==> flow/design.v <==
`timescale 1ns / 1ps
module mem32 (
    input Clk,                
    input rst,              
    input wr,         
    input rd,            
    input [3:0] in_add,      
    input [31:0] Data_in_32,  
    output reg [31:0] Data_out_32,  
    output reg valid
);
    reg [7:0] A [0:15];  
    always @(posedge Clk or posedge rst) begin
        if (rst) begin
            Data_out_32 <= 32'b0;
            valid <= 0;
        end else begin
            case ({wr, rd}) 
                2'b10: begin
                    if (in_add <= 12) begin  
                        A[in_add]     <= Data_in_32[7:0];    
                        A[in_add + 1] <= Data_in_32[15:8];   
                        A[in_add + 2] <= Data_in_32[23:16];  
                        A[in_add + 3] <= Data_in_32[31:24];  
                        valid <= 0;
                    end
                end
                2'b01: begin
                    if (in_add <= 12) begin  
                        Data_out_32[7:0]    <= A[in_add];      
                        Data_out_32[15:8]   <= A[in_add + 1];  
                        Data_out_32[23:16]  <= A[in_add + 2];  
                        Data_out_32[31:24]  <= A[in_add + 3]; 
                        valid <= 1; 
                    end else begin
                        Data_out_32 <= 32'b0; 
                        valid <= 0; 
                    end
                end
                default: begin
                    Data_out_32 <= 32'b0;  
                    valid <= 0;
                end
            endcase
        end
    end
endmodule
Subject: tool reports on mem32

Hi,

Step by step through the tools: mem32
Module mem32 before and after one edit of its RTL, step after step.
"before" refers to lines of the RTL above, "after" to lines of the edited file.
"difference" is "after" less "before", of the values as shown; "rel. change" is that difference over "before", in percent.
Cell names lack the library's common part.
Not given: -

design
  top = mem32
  clock port = Clk
  cell library = sky130hd
  timing corner = tt_025C_1v80

Edit of the RTL
Unified diff, file above to edited file.
This change comes from a script, not from a designer. The edited design behaves differently; no optimisation was intended.

begin of diff
@@ -5,9 +5,11 @@
     input wr,         
     input rd,            
-    input [3:0] in_add,      
+    input [3:0] in_add_ext,      
     input [31:0] Data_in_32,  
     output reg [31:0] Data_out_32,  
     output reg valid
 );
+    reg [3:0] in_add;
+    always @(posedge Clk) in_add <= in_add_ext;
     reg [7:0] A [0:15];  
     always @(posedge Clk or posedge rst) begin
end of diff

Word-level counts
Source: Yosys, flattened and elaborated. Widths are those after wreduce. Registers that Yosys merges into a memory's read port (data or address) are not register bits. Print and check cells do not count. Equal cells are merged and count once.

operators by class
  item                              before  after  difference  rel. change (%)
  muxes and demuxes                 79      79     0           0.00
  equality and inequality tests     63      63     0           0.00
  reductions and logical operators  36      36     0           0.00
  $lt $le $gt $ge                   1       1      0           0.00
  add/subtract/negate cells         3       3      0           0.00
  bitwise logic cells               1       1      0           0.00

operators by type and width
  operator                                before  after  difference  rel. change (%)
  2-to-1 mux 8 bit                        68      68     0           0.00
  == test 4 bit with constant B           32      32     0           0.00
  == test 4 x 3 -> 1 bit with constant B  16      16     0           0.00
  AND reduction 4 bit                     16      16     0           0.00
  nonzero test 4 bit                      16      16     0           0.00
  == test 4 x 2 -> 1 bit with constant B  8       8      0           0.00
  == test 4 x 1 -> 1 bit with constant B  4       4      0           0.00
  zero test 4 bit                         4       4      0           0.00
  case mux 8 bit (select 16 bit)          4       4      0           0.00
  case mux 8 bit (select 2 bit)           4       4      0           0.00
  adder 4 x 2 -> 4 bit with constant B    2       2      0           0.00
  2-to-1 mux 1 bit                        2       2      0           0.00
  adder 4 x 1 -> 4 bit with constant B    1       1      0           0.00
  == test 2 x 1 -> 1 bit with constant B  1       1      0           0.00
  == test 2 bit with constant B           1       1      0           0.00
  <= comparator 4 bit with constant B     1       1      0           0.00
  != test 2 bit with constant B           1       1      0           0.00
  inverter 1 bit                          1       1      0           0.00
  case mux 1 bit (select 2 bit)           1       1      0           0.00

word-level totals
  item                   before  after  difference  rel. change (%)
  register bits          161     165    +4          +2.48
  output and inout bits  33      33     0           0.00
  input port bits        40      40     0           0.00
  word-level cells       201     202    +1          +0.50

Longest topological paths
Longest topological path by Yosys (ltp), each cell counted once; first at word level (registers and memories cut), then after technology mapping (sequential cells cut; the memories' decode and read muxes count).

logic depth
  item                           before  after  difference  rel. change (%)
  depth in word-level cells      5       5      0           0.00
  ABC_AREA                       0       0      -           -
  gate-level depth with buffers  13      13     0           0.00
  depth with buffers taken out   7       7      0           0.00

Synthesis result
Yosys stat after the flow's synthesis: flattened, memories mapped to cells. It holds for the ABC_AREA given above (unset counts as 0); a run with the other value may have another netlist.

synthesis totals
  item                               before   after    difference  rel. change (%)
  cells in the netlist               1646     1609     -37         -2.25
  sequential area (sq um)            4669.5   4749.6   +80.1       +1.72
  cell area after synthesis (sq um)  14029.7  14390.1  +360.4      +2.57
  flip-flops                         161      165      +4          +2.48
  buffer cells                       179      176      -3          -1.68

cells by type
  cell type  before  after  difference  rel. change (%)
  mux2i_1    142     175    +33         +23.24
  clkbuf_1   90      69     -21         -23.33
  nand3_1    51      35     -16         -31.37
  nand2_1    195     180    -15         -7.69
  nor3_1     33      18     -15         -45.45
  o22ai_1    30      15     -15         -50.00
  a21oi_1    72      58     -14         -19.44
  o21ai_0    84      97     +13         +15.48
  a32oi_1    36      23     -13         -36.11
  a221oi_1   26      13     -13         -50.00
  and3_1     26      13     -13         -50.00
  a31oi_1    16      29     +13         +81.25
  mux4_2     6       19     +13         +216.67
  buf_4      9       21     +12         +133.33
  mux2_2     26      36     +10         +38.46
  a22oi_1    31      22     -9          -29.03
  o211ai_1   11      19     +8          +72.73
  a22o_1     5       13     +8          +160.00

The list need not be complete.

Worst setup path after synthesis
Source: OpenSTA report_checks on the synthesized netlist (no wires, ideal clock, input and output delay 20% of the period each), path of least setup slack; recovery checks are left aside. Register names are those of the netlist, which keeps one name where synthesis merged equal registers.

timing path after synthesis
  item                                 before                   after                   difference  rel. change (%)
  kind                                 input port to flip-flop  flip-flop to flip-flop  -           -
  start                                input port in_add[1]     register in_add[1]      -           -
  end                                  register A[10][0]        register A[12][0]       -           -
  library setup time (ns)              0.370                    0.375                   +0.005      -
  stages                               12                       12                      0           0.00
  setup slack (ns)                     1.125                    1.816                   +0.691      -
  path buffers                         5                        5                       0           0.00
  required time (ns)                   4.630                    4.625                   -0.005      -0.11
  clock period (ns)                    5.0                      5.0                     0.0         0.00
  external input delay (ns)            1.000                    -                       -           -
  delay of the path (ns)               2.875                    3.184                   +0.309      +10.75
  time at the first pin (ns)           1.000                    0.000                   -1.000      -100.00
  arrival (ns)                         3.505                    2.809                   -0.696      -19.86
  period reached after synthesis (ns)  3.875                    3.184                   -0.691      -17.83

"delay of the path" is the arrival time less input delay plus setup time.
"stages": output pins that drive a net of the path, with the launching flip-flop's if there is one; two outputs of one cell count as two.
"period reached after synthesis" = period - worst setup slack (recovery checks aside). The figure is calculated, with input and output delays left at 20% of the set period.
The rows between start and end are the longest chain of elaborated cells between them; the timing report does not say that the signal goes this way. Where chains are equally long, one stands for them.
A line is the first line of the expression or statement that the cell stems from. Yosys adds cells for indexed reads and writes and turns some case tables into memories.
Where a signal picks the word or bit written, the line may be left out of the assigning lines.
before: Only ways into the end's enable, where the timed path ends, are counted here.

on the way, after synthesis, before
  cells stage by stage = buf_2 -> buf_2 -> inv_1 -> clkbuf_1 -> ha_1 -> o21ai_1 -> nand2_4 -> nor2_1 -> clkbuf_1 -> buf_2 -> nor3_1 -> nor2_1
  length of the longest elaborated chain = 4
  elaborated cells on any way between the ends = 10
  classes of those cells = add/sub: 3; compare: 1; eq/ne: 4; reduce/logical: 2

ends and longest elaborated chain, after synthesis, before
  item                  RTL line  RTL
  start, declared       7         input [3:0] in_add,
  adder 4 x 1 -> 4 bit  22        A[in_add + 1] <= Data_in_32[15:8];
  == test 4 bit         22
  nonzero test 4 bit    -
  AND reduction 4 bit   -
  end, assigned         21        A[in_add]     <= Data_in_32[7:0];
  end, declared         12        reg [7:0] A [0:15];

after: Only ways into the end's enable, where the timed path ends, are counted here.

on the way, after synthesis, after
  cells stage by stage = dfxtp_1 -> buf_4 -> buf_6 -> inv_1 -> buf_2 -> buf_1 -> ha_1 -> or3b_1 -> nor2_1 -> clkbuf_1 -> nor3_1 -> a21oi_1
  length of the longest elaborated chain = 4
  elaborated cells on any way between the ends = 10
  classes of those cells = add/sub: 3; compare: 1; eq/ne: 4; reduce/logical: 2

ends and longest elaborated chain, after synthesis, after
  item                  RTL line  RTL
  start, declared       12        reg [3:0] in_add;
  start, assigned       13        always @(posedge Clk) in_add <= in_add_ext;
  adder 4 x 1 -> 4 bit  24        A[in_add + 1] <= Data_in_32[15:8];
  == test 4 bit         24
  nonzero test 4 bit    -
  AND reduction 4 bit   -
  end, assigned         23        A[in_add]     <= Data_in_32[7:0];
  end, declared         14        reg [7:0] A [0:15];

Timing after layout
From the final timing report of each run of set A: the path of least setup slack in the routed layout; clock arrival at registers is part of the times.

timing path post-layout
  item                        before                    after                   difference  rel. change (%)
  kind                        input port to flip-flop   flip-flop to flip-flop  -           -
  start                       input port in_add[1]      register in_add[2]      -           -
  end                         register Data_out_32[26]  register A[0][5]        -           -
  time at the first pin (ns)  0.81                      0.47                    -0.34       -41.98
  path buffers                4                         3                       -1          -25.00
  external input delay (ns)   0.81                      -                       -           -
  arrival (ns)                3.64                      3.57                    -0.07       -1.92
  stages                      10                        7                       -3          -30.00
  library setup time (ns)     0.12                      0.29                    +0.17       -
  setup slack (ns)            0.76                      0.67                    -0.09       -
  clock period (ns)           4.06                      4.06                    0.00        0.00
  required time (ns)          4.40                      4.24                    -0.16       -3.64

The rows between start and end are the longest chain of elaborated cells between them; the timing report does not say that the signal goes this way. Where chains are equally long, one stands for them.
At most two assigning lines are given for a register; there are more.
Where a signal picks the word or bit written, the line may be left out of the assigning lines.

on the way, post-layout, before
  cells stage by stage = buf_4 -> ha_1 -> or3_1 -> nand2_4 -> nor2_1 -> buf_4 -> buf_4 -> a2111oi_0 -> buf_4 -> a32oi_1
  length of the longest elaborated chain = 5
  elaborated cells on any way between the ends = 21
  classes of those cells = add/sub: 1; compare: 1; eq/ne: 15; mux: 3; reduce/logical: 1

ends and longest elaborated chain, post-layout, before
  item                            RTL line  RTL
  start, declared                 7         input [3:0] in_add,
  adder 4 x 2 -> 4 bit            33        Data_out_32[31:24]  <= A[in_add + 3];
  == test 4 bit                   33
  case mux 8 bit (select 16 bit)  33
  2-to-1 mux 8 bit                29        if (in_add <= 12) begin
  case mux 8 bit (select 2 bit)   18        case ({wr, rd})
  end, assigned                   15        Data_out_32 <= 32'b0;
  end, assigned                   33
  end, declared                   9         output reg [31:0] Data_out_32,

after: Only ways into the end's enable, where the timed path ends, are counted here.

on the way, post-layout, after
  cells stage by stage = dfxtp_4 -> buf_4 -> and3b_1 -> o21ai_0 -> buf_4 -> a41oi_1 -> buf_4
  length of the longest elaborated chain = 4
  elaborated cells on any way between the ends = 10
  classes of those cells = add/sub: 3; compare: 1; reduce/logical: 6

ends and longest elaborated chain, post-layout, after
  item                  RTL line  RTL
  start, declared       12        reg [3:0] in_add;
  start, assigned       13        always @(posedge Clk) in_add <= in_add_ext;
  adder 4 x 2 -> 4 bit  26        A[in_add + 3] <= Data_in_32[31:24];
  zero test 4 bit       26
  nonzero test 4 bit    -
  AND reduction 4 bit   -
  end, assigned         23        A[in_add]     <= Data_in_32[7:0];
  end, declared         14        reg [7:0] A [0:15];

Layout results
Runs of the flow (Yosys, OpenROAD) on both versions; the two runs of a pair have the same settings. The constraints put input and output delay at 20% of the set period each and load the outputs with 0.01 pF.

flow settings, set A
  CORE_UTILIZATION = 40
  period_ns = 4.06
  CAP_MARGIN = 20
  CORE_MARGIN = 2
  SLEW_MARGIN = 20

final reports, set A
  item                                     before   after    difference  rel. change (%)
  total design power (mW)                  5.210    5.170    -0.040      -0.77
  standard-cell area after layout (sq um)  16270.6  16205.5  -65.1       -0.40
  smallest hold slack (ns)                 0.480    0.481    +0.001      -
  worst slack on setup checks (ns)         0.756    0.670    -0.086      -
  post-synthesis cell area (sq um)         14029.7  14390.1  +360.4      +2.57
  clock period achieved (ns)               3.304    3.390    +0.086      +2.60
  utilization in the final report          0.471    0.457    -0.014      -
  total die area (sq um)                   36588.0  37508.1  +920.1      +2.51
  total negative setup slack (ns)          0.000    0.000    0.000       -

flow settings, set B
  ABC_AREA = 1
  CAP_MARGIN = 30
  CELL_PAD_IN_SITES_GLOBAL_PLACEMENT = 2
  CORE_MARGIN = 10
  CORE_UTILIZATION = 19
  CTS_CLUSTER_SIZE = 35
  MAX_ROUTING_LAYER = met4
  PLACE_DENSITY_LB_ADDON = 0.22
  SETUP_SLACK_MARGIN = 0.22
  period_ns = 6.24
  SLEW_MARGIN = 20

final reports, set B
  item                                     before   after    difference  rel. change (%)
  total design power (mW)                  3.147    3.174    +0.027      +0.86
  standard-cell area after layout (sq um)  15778.9  15936.5  +157.6      +1.00
  smallest hold slack (ns)                 0.484    0.483    -0.001      -
  worst slack on setup checks (ns)         1.460    2.163    +0.703      -
  post-synthesis cell area (sq um)         13232.7  13640.6  +407.9      +3.08
  clock period achieved (ns)               4.780    4.077    -0.703      -14.71
  utilization in the final report          0.229    0.223    -0.006      -
  total die area (sq um)                   80602.0  82909.4  +2307.4     +2.86
  total negative setup slack (ns)          0.000    0.000    0.000       -

"clock period achieved" is the run's clock period less its worst setup slack. It is reckoned from that one timing run; input and output delays stay at 20% of the period that was set.
By "total design power" is meant OpenSTA's value without simulated activity: inputs other than the clock are taken to toggle once in ten clock periods, and the tool carries that through the logic.

Regards
